==> flow/design.v <==
module logarithm #(
	parameter n = 16,
	parameter m = 24,
	parameter k = 5 ,
	parameter p = 24
) (
	input        clk  ,  
	input        reset,  
	input        start,
	input  [0:n] x    ,
	output [1:p] y    ,
	output reg   done
);
	reg [2:0] current_state;
	reg [2:0] next_state   ;
	wire      z_gt2        ;
	wire      i_positive   ;
	reg [2:0] sel_z        ;
	reg       load_z       ;
	reg       sel_i        ;
	reg       load_i       ;
	reg       shift_y      ;
	reg  [  m+1:0] z           ;
	wire [  m+1:0] trunc_square;
	wire [  m+1:0] trunc_div   ;
	wire [  m+1:0] z_input     ;
	reg  [  k-1:0] i           ;
	wire [  k-1:0] i_input     ;
	wire [  k-1:0] i_minus_1   ;
	reg  [    1:p] yy          ;
	wire [    m:0] mult_in     ;
	wire [2*m+1:0] mult_out    ;
	assign z_input = (sel_z == 2'd00) ?  {1'b0, x, {(m-n){1'd0}}} :
	(sel_z == 2'd01) ? 	trunc_square :
	trunc_div;
	assign mult_in     = z[m:0];
	assign mult_out     = mult_in * mult_in;
	assign trunc_square = mult_out[2*m+1:m];
	assign trunc_div    = {1'd0, z[m+1:1]};
	always @(posedge clk or negedge reset) begin : proc_z
		if(~reset) begin
			z <= 0;
		end else begin
			if (load_z == 1'b1)
				z <= z_input;
		end
	end
	assign i_input = sel_i ? i_minus_1 : p;
	assign i_minus_1 = i - 1;
	wire [15:0] binary_p = p;
	always @(posedge clk or negedge reset) begin : proc_i
		if(~reset) begin
			i <= 0;
		end else begin
			if (load_i == 1'b1)
				i <= i_input;
		end
	end
	always @(posedge clk or negedge reset) begin : proc_yy
		if(~reset) begin
			yy <= 0;
		end else begin
			if (shift_y == 1'b1)
				yy <= {yy[2:p], z[m+1]};
		end
	end
	always @(posedge clk or negedge reset) begin : proc_current_state
		if(~reset) begin
			current_state <= 0;
		end else begin
			current_state <= next_state;
		end
	end
	assign i_positive = i ? 1 : 0;
	assign z_gt2 = z[m+1];
	assign y = yy;
	always @(*) begin
		next_state = current_state;
		case (current_state)
			3'd0 : begin
				if (~start)
					next_state = 3'd1;
			end
			3'd1 : begin
				if (start)
					next_state = 3'd2;
			end
			3'd2 : begin
				next_state = 3'd3;
			end
			3'd3 : begin
				next_state = 3'd4;
			end
			3'd4 : begin
				if (z_gt2)
					next_state = 3'd5;
				else
					next_state = 3'd6;
			end
			3'd5 : begin
				next_state = 3'd6;
			end
			3'd6 : begin
				if (i_positive)
					next_state = 3'd3;
				else
					next_state = 3'd0;
			end
			default : next_state = 3'd0;
		endcase
	end
	always @(*) begin
		case (current_state)
			3'd0, 3'd1: begin
				sel_z   = 2'b00;
				load_z  = 1'b0;
				sel_i   = 1'b0;
				load_i  = 1'b0;
				shift_y = 1'b0;
				done    = 1'b1;
			end
			3'd2 : begin
				sel_z   = 2'b00;
				load_z  = 1'b1;
				sel_i   = 1'b0;
				load_i  = 1'b1;
				shift_y = 1'b0;
				done    = 1'b0;
			end
			3'd3 : begin
				sel_z   = 2'b01;
				load_z  = 1'b1;
				sel_i   = 1'b1;
				load_i  = 1'b1;
				shift_y = 1'b0;
				done    = 1'b0;
			end
			3'd4 : begin
				sel_z   = 2'b00;
				load_z  = 1'b0;
				sel_i   = 1'b0;
				load_i  = 1'b0;
				shift_y = 1'b1;
				done    = 1'b0;
			end
			3'd5 : begin
				sel_z   = 2'b10;
				load_z  = 1'b1;
				sel_i   = 1'b0;
				load_i  = 1'b0;
				shift_y = 1'b0;
				done    = 1'b0;
			end
			3'd6 : begin
				sel_z   = 2'b00;
				load_z  = 1'b0;
				sel_i   = 1'b0;
				load_i  = 1'b0;
				shift_y = 1'b0;
				done    = 1'b0;
			end
			default : begin
				sel_z   = 2'b00;
				load_z  = 1'b0;
				sel_i   = 1'b0;
				load_i  = 1'b0;
				shift_y = 1'b0;
				done    = 1'b0;
			end
		endcase
	end
endmodule
* Step by step through the tools: logarithm
Tool output for the design above, in the order of the flow. Lines are those of the file above, counted from 1. Operators carry their Yosys type and port widths (W data, S select, Z words). Cell names lack the library's common part. Not given: -
Inputs: top module logarithm, clock input clk, cell library sky130hd, timing corner tt_025C_1v80

* Elaborated design
Source: Yosys, flattened and elaborated, memories not mapped. Widths are those after wreduce. Registers that Yosys merges into a memory's read port (data or address) are not register bits. Print and check cells do not count. Equal cells are merged and count once.
Cells by class: $add $sub $neg 1, reductions and logical operators 7, divide/modulo/power cells 0, mux-type cells 15, equality and inequality tests 9, $mul 1, bitwise operators 0, shift-type cells 0, order comparisons 0
Operator list (number):
- $mul A25 B25 Y50 | 1
- $mux W26 | 2
- $pmux W3 S7 | 1
- $eq A3 B3 Y1 const B | 3
- $eq A3 B1 Y1 const B | 2
- $eq A3 B2 Y1 const B | 2
- $logic_not A3 Y1 | 2
- $mux W3 | 2
- $mux W1 | 6
- $sub A5 B1 Y5 const B | 1
- $reduce_bool A5 Y1 | 1
- $mux W5 | 1
- $ne A2 B2 Y1 const B | 2
- $reduce_or A2 Y1 | 2
- $pmux W2 S2 | 1
- $mux W2 | 2
- $reduce_or A3 Y1 | 1
- $reduce_and A2 Y1 | 1
Bit counts: ROM bits 0, elaborated cells 37, input port bits 20, bits in latches 0, RAM bits 0, output and inout port bits 25, memory cells 0, register bits 58, word width x clocked read ports 0

* Longest topological paths
Yosys ltp: most cells in a row. Word level: on the elaborated netlist, between registers, memories and ports. Mapped: between sequential cells and ports; inverters and the memories' decode and read muxes count.
Logic depth: depth in word-level cells 5, ABC_AREA 0, mapped depth 28, depth with buffers taken out 26

* Mapped cells and area
The flow's flattened synthesis, as Yosys stat reports it; memories are mapped. The netlist is that of the ABC_AREA named above (0 if unset); the other value can give another one.
Cells by type:
- fa_1 | number 465, area in all 9.31E+03 sq um
- inv_1 | number 673, area in all 2.53E+03 sq um
- ha_1 | number 189, area in all 2.36E+03 sq um
- dfrtp_1 | number 61, area in all 1.53E+03 sq um
- nand2_1 | number 209, area in all 784.502 sq um
- and2_1 | number 106, area in all 663.136 sq um
- clkbuf_1 | number 76, area in all 285.274 sq um
- mux2_2 | number 25, area in all 281.52 sq um
- a21oi_1 | number 54, area in all 270.259 sq um
- nor2_1 | number 68, area in all 255.245 sq um
- o21ai_0 | number 37, area in all 185.178 sq um
- xnor2_1 | number 19, area in all 166.41 sq um
- a21o_1 | number 21, area in all 157.651 sq um
- xor2_1 | number 13, area in all 113.859 sq um
- mux2i_1 | number 10, area in all 100.096 sq um
- nand3_1 | number 15, area in all 75.072 sq um
- nor2b_1 | number 11, area in all 68.816 sq um
- a22oi_1 | number 9, area in all 67.565 sq um
Not listed: further types 48, cells in them 121.
Synthesis totals: mapped cells 2182, buffer cells 80, cell area after synthesis 20145.6 sq um, area of sequential cells 1552.7 sq um, flip-flop cells 62

* Path before layout
Path of least setup slack by OpenSTA after synthesis, without wires, with an ideal clock, recovery checks aside; 20% of the period is set as input and as output delay. Where synthesis merged equal registers, the netlist keeps one of their names.
Path post-synthesis: kind register -> register, start register z[12], end register z[21], time at the first pin 0.000 ns, period 9.0 ns, arrival time 6.961 ns, setup time 0.104 ns, buffers on the path 2, stages 25, path delay 7.065 ns, required time 8.896 ns, setup slack 1.935 ns, period reached after synthesis 7.065 ns
"path delay" is the arrival time less input delay plus setup time. "stages": output pins that drive a net of the path, with the launching flip-flop's if there is one; two outputs of one cell count as two. "period reached after synthesis" = period - worst setup slack (recovery checks aside). The figure is calculated, with input and output delays left at 20% of the set period. The rows between start and end are the longest chain of elaborated cells between them; the timing report does not say that the signal goes this way. Where chains are equally long, one stands for them. A line is the first line of the expression or statement that the cell stems from. Yosys adds cells for indexed reads and writes and turns some case tables into memories.
Between the ends, post-synthesis: cells stage by stage dfrtp_1 > clkbuf_1 > clkbuf_1 > nand2_1 > fa_1 > inv_1 > fa_1 > inv_1 > fa_1 > inv_1 > fa_1 > fa_1 > fa_1 > inv_1 > fa_1 > inv_1 > ha_1 > a21oi_1 > o21ai_0 > a211o_1 > a221oi_2 > a21oi_1 > o41ai_2 > mux2_1 > a221oi_1, length of the longest elaborated chain 3, elaborated cells between the ends (all ways) 3, source lines of those cells 3, those cells by class mul (1); mux (2)
Ends and longest elaborated chain, post-synthesis:
- start: declaration | line 23 | reg [ m+1:0] z ;
- start: assignment | line 42 | z <= 0;
- start: assignment | line 45 | z <= z_input;
- $mul A25 B25 Y50 | line 37 | assign mult_out = mult_in * mult_in;
- $mux W26 | line 34 | (sel_z == 2'd01) ? trunc_square :
- $mux W26 | line 33 | assign z_input = (sel_z == 2'd00) ? {1'b0, x, {(m-n){1'd0}}} :
- end: assignment | line 42
- end: assignment | line 45
- end: declaration | line 23

* Path in the finished layout
From the final timing report of run 1: the path of least setup slack in the routed layout; clock arrival at registers is part of the times.
Path post-layout: kind register -> register, start register z[13], end register z[21], time at the first pin 0.34 ns, setup slack 0.34 ns, period 7.8 ns, buffers on the path 1, stages 24, arrival time 7.69 ns, setup time 0.10 ns, required time 8.03 ns
The rows between start and end are the longest chain of elaborated cells between them; the timing report does not say that the signal goes this way. Where chains are equally long, one stands for them.
Between the ends, post-layout: cells stage by stage dfrtp_2 > buf_4 > and2_1 > fa_1 > inv_1 > fa_1 > inv_1 > fa_1 > fa_1 > fa_1 > fa_1 > inv_1 > fa_1 > inv_1 > ha_1 > a21oi_1 > o21ai_0 > a21oi_1 > nor2_1 > a221oi_2 > a21oi_1 > o41ai_2 > mux2_1 > a221oi_1, length of the longest elaborated chain 3, elaborated cells between the ends (all ways) 3, source lines of those cells 3, those cells by class mul (1); mux (2)
Ends and longest elaborated chain, post-layout:
- start: declaration | line 23 | reg [ m+1:0] z ;
- start: assignment | line 42 | z <= 0;
- start: assignment | line 45 | z <= z_input;
- $mul A25 B25 Y50 | line 37 | assign mult_out = mult_in * mult_in;
- $mux W26 | line 34 | (sel_z == 2'd01) ? trunc_square :
- $mux W26 | line 33 | assign z_input = (sel_z == 2'd00) ? {1'b0, x, {(m-n){1'd0}}} :
- end: assignment | line 42
- end: assignment | line 45
- end: declaration | line 23

Ticket comment

Below are 5 stored runs of the flow (Yosys, OpenROAD; platform sky130hd) on logarithm, each with its settings and what was measured, unordered. Constraints: input delay and output delay 20% of the set period each, output load 0.01 pF.
"period achieved": clock period set for the run, less the worst setup slack. It is reckoned from that one timing run; input and output delays stay at 20% of the period that was set.

* Run 1 | settings: ABC_AREA 0; CAP_MARGIN 25; CORE_ASPECT_RATIO 0.95; CORE_MARGIN 6; CORE_UTILIZATION 27; CTS_CLUSTER_DIAMETER 370; CTS_CLUSTER_SIZE 78; GPL_ROUTABILITY_DRIVEN 0; MAX_ROUTING_LAYER met5; PLACE_DENSITY_LB_ADDON 0.17; SLEW_MARGIN 5; period_ns 7.8 | results: period achieved 7.459 ns; area of the die 81315.6 sq um; sum of negative setup slack 0.000 ns; smallest setup slack 0.341 ns; post-synthesis cell area 20145.6 sq um; standard-cell area after routing 22607.9 sq um
* Run 2 | settings: ABC_AREA 1; CORE_MARGIN 9; CORE_UTILIZATION 23; GPL_TIMING_DRIVEN 1; MAX_ROUTING_LAYER met5; MIN_ROUTING_LAYER met2; PLACE_DENSITY 0.61; SLEW_MARGIN 40; period_ns 4.68; CAP_MARGIN 20 | results: period achieved 6.307 ns; area of the die 105723.0 sq um; sum of negative setup slack -40.514 ns; smallest setup slack -1.627 ns; post-synthesis cell area 21698.3 sq um; standard-cell area after routing 28865.2 sq um
* Run 3 | settings: ABC_AREA 1; CAP_MARGIN 25; CORE_ASPECT_RATIO 0.55; CORE_UTILIZATION 27; CTS_CLUSTER_DIAMETER 370; CTS_CLUSTER_SIZE 78; MAX_ROUTING_LAYER met5; PLACE_DENSITY_LB_ADDON 0.17; SETUP_SLACK_MARGIN 1.27; SLEW_MARGIN 5; period_ns 7.8; CORE_MARGIN 2 | results: period achieved 6.364 ns; area of the die 82750.2 sq um; sum of negative setup slack 0.000 ns; smallest setup slack 1.436 ns; post-synthesis cell area 21698.3 sq um; standard-cell area after routing 25385.6 sq um
* Run 4 | settings: ABC_AREA 0; CAP_MARGIN 5; CORE_MARGIN 8; CORE_UTILIZATION 49; CTS_CLUSTER_DIAMETER 385; CTS_CLUSTER_SIZE 89; MAX_ROUTING_LAYER met4; MIN_ROUTING_LAYER met2; PLACE_DENSITY_LB_ADDON 0.25; SETUP_SLACK_MARGIN 1.69; period_ns 6.8; SLEW_MARGIN 20 | results: period achieved 7.110 ns; area of the die 47858.1 sq um; sum of negative setup slack -3.157 ns; smallest setup slack -0.310 ns; post-synthesis cell area 20145.6 sq um; standard-cell area after routing 25270.5 sq um
* Run 5 | settings: CORE_UTILIZATION 40; period_ns 8.17; CAP_MARGIN 20; CORE_MARGIN 2; SLEW_MARGIN 20 | results: period achieved 7.889 ns; area of the die 52175.7 sq um; sum of negative setup slack 0.000 ns; smallest setup slack 0.281 ns; post-synthesis cell area 20145.6 sq um; standard-cell area after routing 21810.9 sq um
